==> flow/design.v <==
module AudDSP (
    input i_rst_n,
    input i_clk,
    input i_start,  
    input i_pause,  
    input [2:0] i_speed,
    input i_is_slow,
    input i_slow_mode,
    input i_daclrck,                
    input signed [15:0] i_sram_data,
    input [19:0] i_sram_stop_addr,  
    output signed [15:0] o_dac_data,
    output o_en,                    
    output o_is_pause,
    output [19:0] o_sram_addr
);
    localparam S_IDLE = 0;
    localparam S_PAUSE = 1;
    localparam S_PLAY = 2;
    localparam S_EMPTY = 3;
    reg [2:0] state_r, state_w;
    reg is_pause_r, is_pause_w;
    reg is_slow_r, is_slow_w;
    reg slow_mode_r, slow_mode_w;
    reg [2:0] speed_r, speed_w;
    reg [3:0] slow_counter_r, slow_counter_w;
    reg [1:0] get_data_counter_r, get_data_counter_w;
    reg [19:0] addr_r, addr_w;
    reg signed [15:0] sram_data_r, sram_data_w, sram_data_next_r, sram_data_next_w;
    reg [15:0] o_data_r, o_data_w;
    assign o_en = !i_daclrck;
    assign o_dac_data = o_data_r;
    assign o_sram_addr = addr_r;
    assign o_is_pause = is_pause_r;
    always @(*) begin
        state_w = state_r;
        case(state_r)
            S_IDLE: begin
                if(i_start)         state_w = S_PAUSE;
                else                state_w = S_IDLE;
            end
            S_PAUSE: begin
                if(!is_pause_r)     state_w = S_PLAY;
                else                state_w = S_PAUSE;
            end
            S_PLAY: begin
                if(is_pause_r)      state_w = S_PAUSE;
                else begin
                    if(!i_daclrck)  state_w = S_EMPTY;
                    else            state_w = S_PLAY;
                end
            end
            S_EMPTY: begin
                if(is_pause_r)      state_w = S_PAUSE;
                else begin
                    if(!i_daclrck)  state_w = S_EMPTY;
                    else            state_w = S_PLAY;
                end
            end
        endcase
    end
    always @(*) begin
        slow_counter_w = slow_counter_r;
        case(state_r)
            S_IDLE:     slow_counter_w = 0;
            S_PAUSE:    slow_counter_w = 0;
            S_PLAY: begin
                if(is_slow_r && !is_pause_r && i_daclrck) begin
                    if(slow_counter_r == speed_r)   slow_counter_w = 0;
                    else                            slow_counter_w = slow_counter_r + 1;
                end
            end
        endcase
    end
    always @(*) begin
        get_data_counter_w = get_data_counter_r;
        case(state_r)
            S_IDLE:     get_data_counter_w = 0;
            S_PAUSE:    get_data_counter_w = 0;
            S_PLAY: begin
                if(get_data_counter_r < 3)  get_data_counter_w = get_data_counter_r + 1;
            end
            S_EMPTY:    get_data_counter_w = 0;
        endcase
    end
    always @(*) begin
        is_pause_w = is_pause_r;
        case(state_r)
            S_IDLE:                 is_pause_w = 1;
            S_PAUSE: if(i_pause)    is_pause_w = 0;
            S_PLAY:  if(i_pause)    is_pause_w = 1;
            S_EMPTY: if(i_pause)    is_pause_w = 1;
        endcase
    end
    always @(*) begin
        is_slow_w = is_slow_r;
        slow_mode_w = slow_mode_r;
        speed_w = speed_r;
        case(state_r)
            S_IDLE: begin
                is_slow_w = 0;
                slow_mode_w = 0;
                speed_w = 0;
            end
            S_PAUSE: begin
                is_slow_w = i_is_slow;
                slow_mode_w = i_slow_mode;
                speed_w = i_speed;
            end
            S_PLAY: begin
                is_slow_w = is_slow_r;
                slow_mode_w = slow_mode_r;
                speed_w = speed_r;
            end
            S_EMPTY: begin
                is_slow_w = i_is_slow;
                slow_mode_w = i_slow_mode;
                speed_w = i_speed;
            end
        endcase
    end
    reg [20:0] temp_addr;      
    always @(*) begin
        addr_w = addr_r;
        temp_addr = addr_r;
        case(state_r)
            S_IDLE:     temp_addr = 0;
            S_PLAY: begin
                if(get_data_counter_r == 0) begin
                    if(is_slow_r) begin
                        if(slow_counter_r == 0)     temp_addr = addr_r + 1;
                    end
                    else                            temp_addr = addr_r + speed_r + 1;
                end
            end
        endcase
        if(temp_addr > i_sram_stop_addr)    addr_w = 0;
        else                                addr_w = temp_addr;
    end
    always @(*) begin
        sram_data_w = sram_data_r;
        sram_data_next_w = sram_data_next_r;
        case(state_r)
            S_IDLE: begin
                sram_data_w = 0;
                sram_data_next_w = 0;
            end
            S_PAUSE: begin
                sram_data_next_w = i_sram_data;
            end
            S_PLAY: begin
                if(get_data_counter_r == 2) begin
                    if(is_slow_r)begin           
                        if(slow_counter_r == 0) begin
                            sram_data_w = sram_data_next_r;
                            sram_data_next_w = i_sram_data;
                        end
                    end
                    else begin                   
                        sram_data_w = sram_data_next_r;
                        sram_data_next_w = i_sram_data;
                    end
                end
            end
        endcase
    end
    reg signed [16:0] diff;
    reg signed [20:0] diff_counter_prod;
    reg signed [20:0] diff_counter_prod_div_speed;
    always @(*) begin
        o_data_w = o_data_r;
        diff = 0;
        diff_counter_prod = 0;
        diff_counter_prod_div_speed = 0;
        case(state_r)
            S_IDLE: o_data_w = 0;
            S_PLAY: begin
                if(get_data_counter_r == 3) begin
                    if(is_slow_r) begin
                        if(slow_mode_r) begin
                            diff = $signed(sram_data_next_r) - $signed(sram_data_r);
                            diff_counter_prod = $signed(diff) * $signed({1'b0, slow_counter_r});
                            diff_counter_prod_div_speed = $signed($signed(diff_counter_prod) / $signed({1'b0, speed_r + 1}));
                            o_data_w = $signed($signed(sram_data_r) + $signed(diff_counter_prod_div_speed));
                        end
                        else o_data_w = sram_data_r;
                    end
                    else o_data_w = sram_data_r;
                end
            end
        endcase
    end
    always_ff @(posedge i_clk or negedge i_rst_n) begin
        if(!i_rst_n) begin
            state_r <= S_IDLE;
            is_pause_r <= 1;
            addr_r <= 0;
            speed_r <= 0;
            o_data_r <= 0;
            is_slow_r <= 0;
            slow_mode_r <= 0;
            sram_data_r <= 0;
            slow_counter_r <= 0;
            sram_data_next_r <= 0;
            get_data_counter_r <= 0;
        end
        else begin
            state_r <= state_w;
            is_pause_r <= is_pause_w;
            addr_r <= addr_w;
            speed_r <= i_speed;
            o_data_r <= o_data_w;
            is_slow_r <= i_is_slow;
            slow_mode_r <= i_slow_mode;
            sram_data_r <= sram_data_w;
            slow_counter_r <= slow_counter_w;
            sram_data_next_r <= sram_data_next_w;
            get_data_counter_r <= get_data_counter_w;
        end
    end
endmodule
## Step by step through the tools: AudDSP

Tool output for the design above, in the order of the flow.
Lines are those of the file above, counted from 1.
Operators: Yosys type, input widths -> output width; for muxes data width and select width s.
Cell names lack the library's common part.
Not given: -

| inputs | value |
|---|---|
| design top | AudDSP |
| clock port | i_clk |
| standard-cell library | sky130hd |
| library corner | tt_025C_1v80 |

## Word level

Yosys after proc, flatten, opt, wreduce and memory -nomap, before mapping. Memory bits, and registers merged into a memory's read port (data or address), are not among the register bits. Print and check cells are not counted. Equal cells are merged and count once.

| storage and ports | value |
|---|---|
| bits in registers | 83 |
| bits of input ports | 46 |
| output and inout bits | 38 |
| elaborated cells | 87 |

| cells by class | value |
|---|---|
| add/sub/neg operators | 8 |
| multipliers | 1 |
| div/mod/pow operators | 1 |
| $lt $le $gt $ge | 2 |
| equality and inequality tests | 13 |
| mux-type cells | 30 |
| reduce/logical cells | 21 |

Operator list:

| cell | number |
|---|---|
| $div 33x33->33 | 1 |
| $mux 16 | 9 |
| $mul 17x5->21 | 1 |
| $pmux 16 s2 | 2 |
| $mux 21 | 3 |
| $pmux 16 s3 | 1 |
| $pmux 21 s2 | 1 |
| $add 20x1->21 const B | 1 |
| $add 20x3->21 | 1 |
| $add 21x1->21 const B | 1 |
| $gt 21x20->1 | 1 |
| $mux 20 | 1 |
| $sub 16x16->17 | 1 |
| $add 16x16->16 | 1 |
| $ne 2x2->1 const B | 5 |
| $reduce_and 3->1 | 3 |
| $pmux 3 s3 | 1 |
| $pmux 4 s2 | 1 |
| $mux 4 | 2 |
| $reduce_and 2->1 | 3 |
| $reduce_bool 2->1 | 3 |
| $eq 3x2->1 const B | 2 |
| $mux 2 | 3 |
| $eq 2x2->1 const B | 2 |
| $reduce_or 2->1 | 2 |
| $add 3x1->4 const B | 1 |
| $add 4x1->4 const B | 1 |
| $eq 4x3->1 | 1 |

Not listed: further kinds 16, cells in them 21.

## Logic depth

Yosys ltp: most cells in a row. Word level: on the elaborated netlist, between registers, memories and ports. Mapped: between sequential cells and ports; inverters and the memories' decode and read muxes count.

| logic depth | value |
|---|---|
| depth in word-level cells | 8 |
| ABC_AREA | 0 |
| depth in mapped cells | 378 |
| depth with buffers taken out | 354 |

## Synthesis result

Yosys stat after the flow's synthesis: flattened, memories mapped to cells. It holds for the ABC_AREA given above (unset counts as 0); a run with the other value may have another netlist.
Totals and module areas in this step are rounded.

| synthesis totals | value |
|---|---|
| standard cells after synthesis | 3922 |
| cell area after synthesis | 28000 µm² |
| area of sequential cells | 2100 µm² |
| flip-flop cells | 84 |
| buffer cells | 111 |

Cell types:

| cell | number | total area (µm²) |
|---|---|---|
| ha_1 | 230 | 2877.76 |
| dfrtp_1 | 82 | 2.05E+03 |
| xnor2_1 | 168 | 1.47E+03 |
| nand2_1 | 373 | 1.4E+03 |
| nor2_1 | 356 | 1.34E+03 |
| a21oi_1 | 237 | 1.19E+03 |
| o21ai_0 | 172 | 860.826 |
| nand3_1 | 160 | 800.768 |
| and2_1 | 126 | 788.256 |
| nor3_1 | 156 | 780.749 |
| xor2_1 | 85 | 744.464 |
| fa_1 | 37 | 740.71 |
| inv_1 | 192 | 720.691 |
| o21a_1 | 87 | 653.126 |
| a21o_1 | 75 | 563.04 |
| mux2i_1 | 47 | 470.451 |
| nand4_1 | 70 | 437.92 |
| nand2b_1 | 68 | 425.408 |

Other cell types: 133; their cells: 1201.

## Path before layout

Path of least setup slack by OpenSTA after synthesis, without wires, with an ideal clock, recovery checks aside; 20% of the period is set as input and as output delay. Where synthesis merged equal registers, the netlist keeps one of their names.

| timing path post-synthesis | value |
|---|---|
| path kind | register -> register |
| from | register speed_r[0] |
| to | register o_data_r[15] |
| period | 100000 ps |
| library setup time | 129 ps |
| time at the first pin | 0 ps |
| data arrival time | 75210 ps |
| required time | 99871 ps |
| slack | 24661 ps |
| delay of the path | 75339 ps |
| stages on the path | 354 |
| period reached after synthesis | 75339 ps |

"delay of the path" = arrival - input delay + setup time.
"stages on the path": output pins that drive a net of the path, with the launching flip-flop's if there is one; two outputs of one cell count as two.
"period reached after synthesis" is the clock period less the worst setup slack; recovery checks do not enter. This is arithmetic on one report: input and output delays are still those of the set period (20% each).
The rows between start and end are the longest chain of elaborated cells between them; the timing report does not say that the signal goes this way. Where chains are equally long, one stands for them.
A line is the first line of the expression or statement that the cell stems from. Yosys adds cells for indexed reads and writes and turns some case tables into memories.

| between the ends, post-synthesis | value |
|---|---|
| path through | dfrtp_1 ha_1 xnor2_1 ha_1 o221ai_1 nor3_1 or2_2 ha_1 a21oi_1 a21boi_1 or2_2 o31ai_1 inv_1 ha_1 a21boi_0 or2_2 o32ai_4 o31ai_1 (+318 left out) a21o_1 a21o_1 a21oi_1 o21bai_1 a21oi_1 o21bai_1 a21oi_1 o21bai_1 a21oi_1 o21bai_1 a21oi_1 o21bai_1 a21oi_1 xor2_1 xnor2_1 nor2_1 xnor2_1 o21ai_1 |
| length of the longest elaborated chain | 7 |
| elaborated cells on any way between the ends | 7 |
| source lines of those cells | 6 |

RTL lines, path post-synthesis:

| element | line | source |
|---|---|---|
| start, declared | 25 | `reg [2:0] speed_r, speed_w;` |
| start, assigned | 198 | `speed_r <= 0;` |
| start, assigned | 211 | `speed_r <= i_speed;` |
| $add 3x1->4 | 183 | `diff_counter_prod_div_speed = $signed($signed(diff_counter_prod) / $signed({1'b0, speed_r + 1}));` |
| $div 33x33->33 | 183 |  |
| $add 16x16->16 | 184 | `o_data_w = $signed($signed(sram_data_r) + $signed(diff_counter_prod_div_speed));` |
| $mux 16 | 180 | `if(slow_mode_r) begin` |
| $mux 16 | 179 | `if(is_slow_r) begin` |
| $mux 16 | 178 | `if(get_data_counter_r == 3) begin` |
| $pmux 16 s2 | 175 | `case(state_r)` |
| end, assigned | 199 | `o_data_r <= 0;` |
| end, assigned | 212 | `o_data_r <= o_data_w;` |
| end, declared | 30 | `reg [15:0] o_data_r, o_data_w;` |

## Worst path after layout

Path of least setup slack in the final report of flow run A (OpenROAD, finished layout, wires in). Where an end is a register, its clock arrival counts in the times.
The path's times are printed in steps of 10 ps; the period is the one set.

| timing path after layout | value |
|---|---|
| path kind | register -> register |
| from | register speed_r[1] |
| to | register o_data_r[15] |
| period | 87700 ps |
| library setup time | 130 ps |
| time at the first pin | 350 ps |
| data arrival time | 82250 ps |
| required time | 87920 ps |
| slack | 5670 ps |
| stages on the path | 332 |

The rows between start and end are the longest chain of elaborated cells between them; the timing report does not say that the signal goes this way. Where chains are equally long, one stands for them.

| between the ends, after layout | value |
|---|---|
| path through | dfrtp_1 ha_1 inv_1 ha_1 o21a_1 o221ai_1 nor3_1 or2_2 ha_1 a21oi_1 a21boi_1 or2_2 o31ai_2 inv_1 ha_1 a21boi_0 or2_2 o32ai_4 (+296 left out) a21o_1 a21o_1 a21oi_1 o21bai_1 a21oi_1 o21bai_1 a21oi_1 o21bai_1 a21oi_1 o21bai_1 a21oi_1 o21bai_1 a21oi_1 xor2_1 xnor2_1 nor2_1 xnor2_1 o21ai_1 |
| length of the longest elaborated chain | 7 |
| elaborated cells on any way between the ends | 7 |
| source lines of those cells | 6 |

RTL lines, path after layout:

| element | line | source |
|---|---|---|
| start, declared | 25 | `reg [2:0] speed_r, speed_w;` |
| start, assigned | 198 | `speed_r <= 0;` |
| start, assigned | 211 | `speed_r <= i_speed;` |
| $add 3x1->4 | 183 | `diff_counter_prod_div_speed = $signed($signed(diff_counter_prod) / $signed({1'b0, speed_r + 1}));` |
| $div 33x33->33 | 183 |  |
| $add 16x16->16 | 184 | `o_data_w = $signed($signed(sram_data_r) + $signed(diff_counter_prod_div_speed));` |
| $mux 16 | 180 | `if(slow_mode_r) begin` |
| $mux 16 | 179 | `if(is_slow_r) begin` |
| $mux 16 | 178 | `if(get_data_counter_r == 3) begin` |
| $pmux 16 s2 | 175 | `case(state_r)` |
| end, assigned | 199 | `o_data_r <= 0;` |
| end, assigned | 212 | `o_data_r <= o_data_w;` |
| end, declared | 30 | `reg [15:0] o_data_r, o_data_w;` |

--- measured runs ---
Module AudDSP, platform sky130hd: 2 stored runs of the flow (Yosys, OpenROAD) with differing settings, in no particular order. Input and output delays are each 20% of the period that was set; the output load is 0.01 pF.
"achieved clock period": clock period set for the run, less the worst setup slack. It is reckoned from that one timing run; input and output delays stay at 20% of the period that was set.
"allowed time less slack (worst setup path)" = time allowed to the worst setup path (clock period - input delay - output delay, where it has them) - its slack; a late launch clock adds to it, a late capture clock takes from it.
"allowed time less slack (worst setup path)" is given in steps of 10 ps.
Results are given in rounded form.

## Flow run A

==> flow/run.sh <==
#!/bin/bash
# the make line also repeats the synthesis and layout settings of config.mk as NAME=value (left out here)
make -C /OpenROAD-flow-scripts/flow DESIGN_CONFIG=/design/flow/config.mk WORK_HOME=/design/flow/orfs CLKGATE_MAP_FILE= finish
==> flow/config.mk <==
export PLATFORM = sky130hd
export DESIGN_NAME = AudDSP
export DESIGN_NICKNAME = AudDSP
export VERILOG_FILES = /design/flow/design.v
export SDC_FILE = /design/flow/constraint.sdc
export NUM_CORES = 4
export LEC_CHECK = 0
export CAP_MARGIN = 20
export CORE_MARGIN = 2
export CORE_UTILIZATION = 65
export SLEW_MARGIN = 20
==> flow/constraint.sdc <==
create_clock -name core_clock -period 87.7 [get_ports {i_clk}]
set_input_delay 17.5400 -clock core_clock [delete_from_list [all_inputs] [get_ports {i_clk}]]
set_output_delay 17.5400 -clock core_clock [all_outputs]
set_load 0.01 [all_outputs]

| result of flow run A | value |
|---|---|
| final utilization | 70 % |
| worst hold slack in the final report | 490 ps |
| allowed time less slack (worst setup path) | 82030 ps |
| worst path kind | register -> register |
| standard-cell area after layout | 30000 µm² |
| setup slack of the critical path | 5700 ps |
| achieved clock period | 82027 ps |
| die size | 45000 µm² |
| total negative slack | 0 ps |
| netlist area reported by Yosys | 28000 µm² |

## Flow run B

==> flow/run.sh <==
#!/bin/bash
# the make line also repeats the synthesis and layout settings of config.mk as NAME=value (left out here)
make -C /OpenROAD-flow-scripts/flow DESIGN_CONFIG=/design/flow/config.mk WORK_HOME=/design/flow/orfs CLKGATE_MAP_FILE= finish
==> flow/config.mk <==
export PLATFORM = sky130hd
export DESIGN_NAME = AudDSP
export DESIGN_NICKNAME = AudDSP
export VERILOG_FILES = /design/flow/design.v
export SDC_FILE = /design/flow/constraint.sdc
export NUM_CORES = 4
export LEC_CHECK = 0
export CAP_MARGIN = 30
export CELL_PAD_IN_SITES_GLOBAL_PLACEMENT = 3
export CORE_MARGIN = 2
export CORE_UTILIZATION = 68
export CTS_CLUSTER_DIAMETER = 43
export GPL_ROUTABILITY_DRIVEN = 1
export MAX_ROUTING_LAYER = met4
export PLACE_DENSITY = 0.54
export SLEW_MARGIN = 0
==> flow/constraint.sdc <==
create_clock -name core_clock -period 100.0 [get_ports {i_clk}]
set_input_delay 20.0000 -clock core_clock [delete_from_list [all_inputs] [get_ports {i_clk}]]
set_output_delay 20.0000 -clock core_clock [all_outputs]
set_load 0.01 [all_outputs]

Flow run B: no final report: placement broke off with GPL-0301
--- end ---
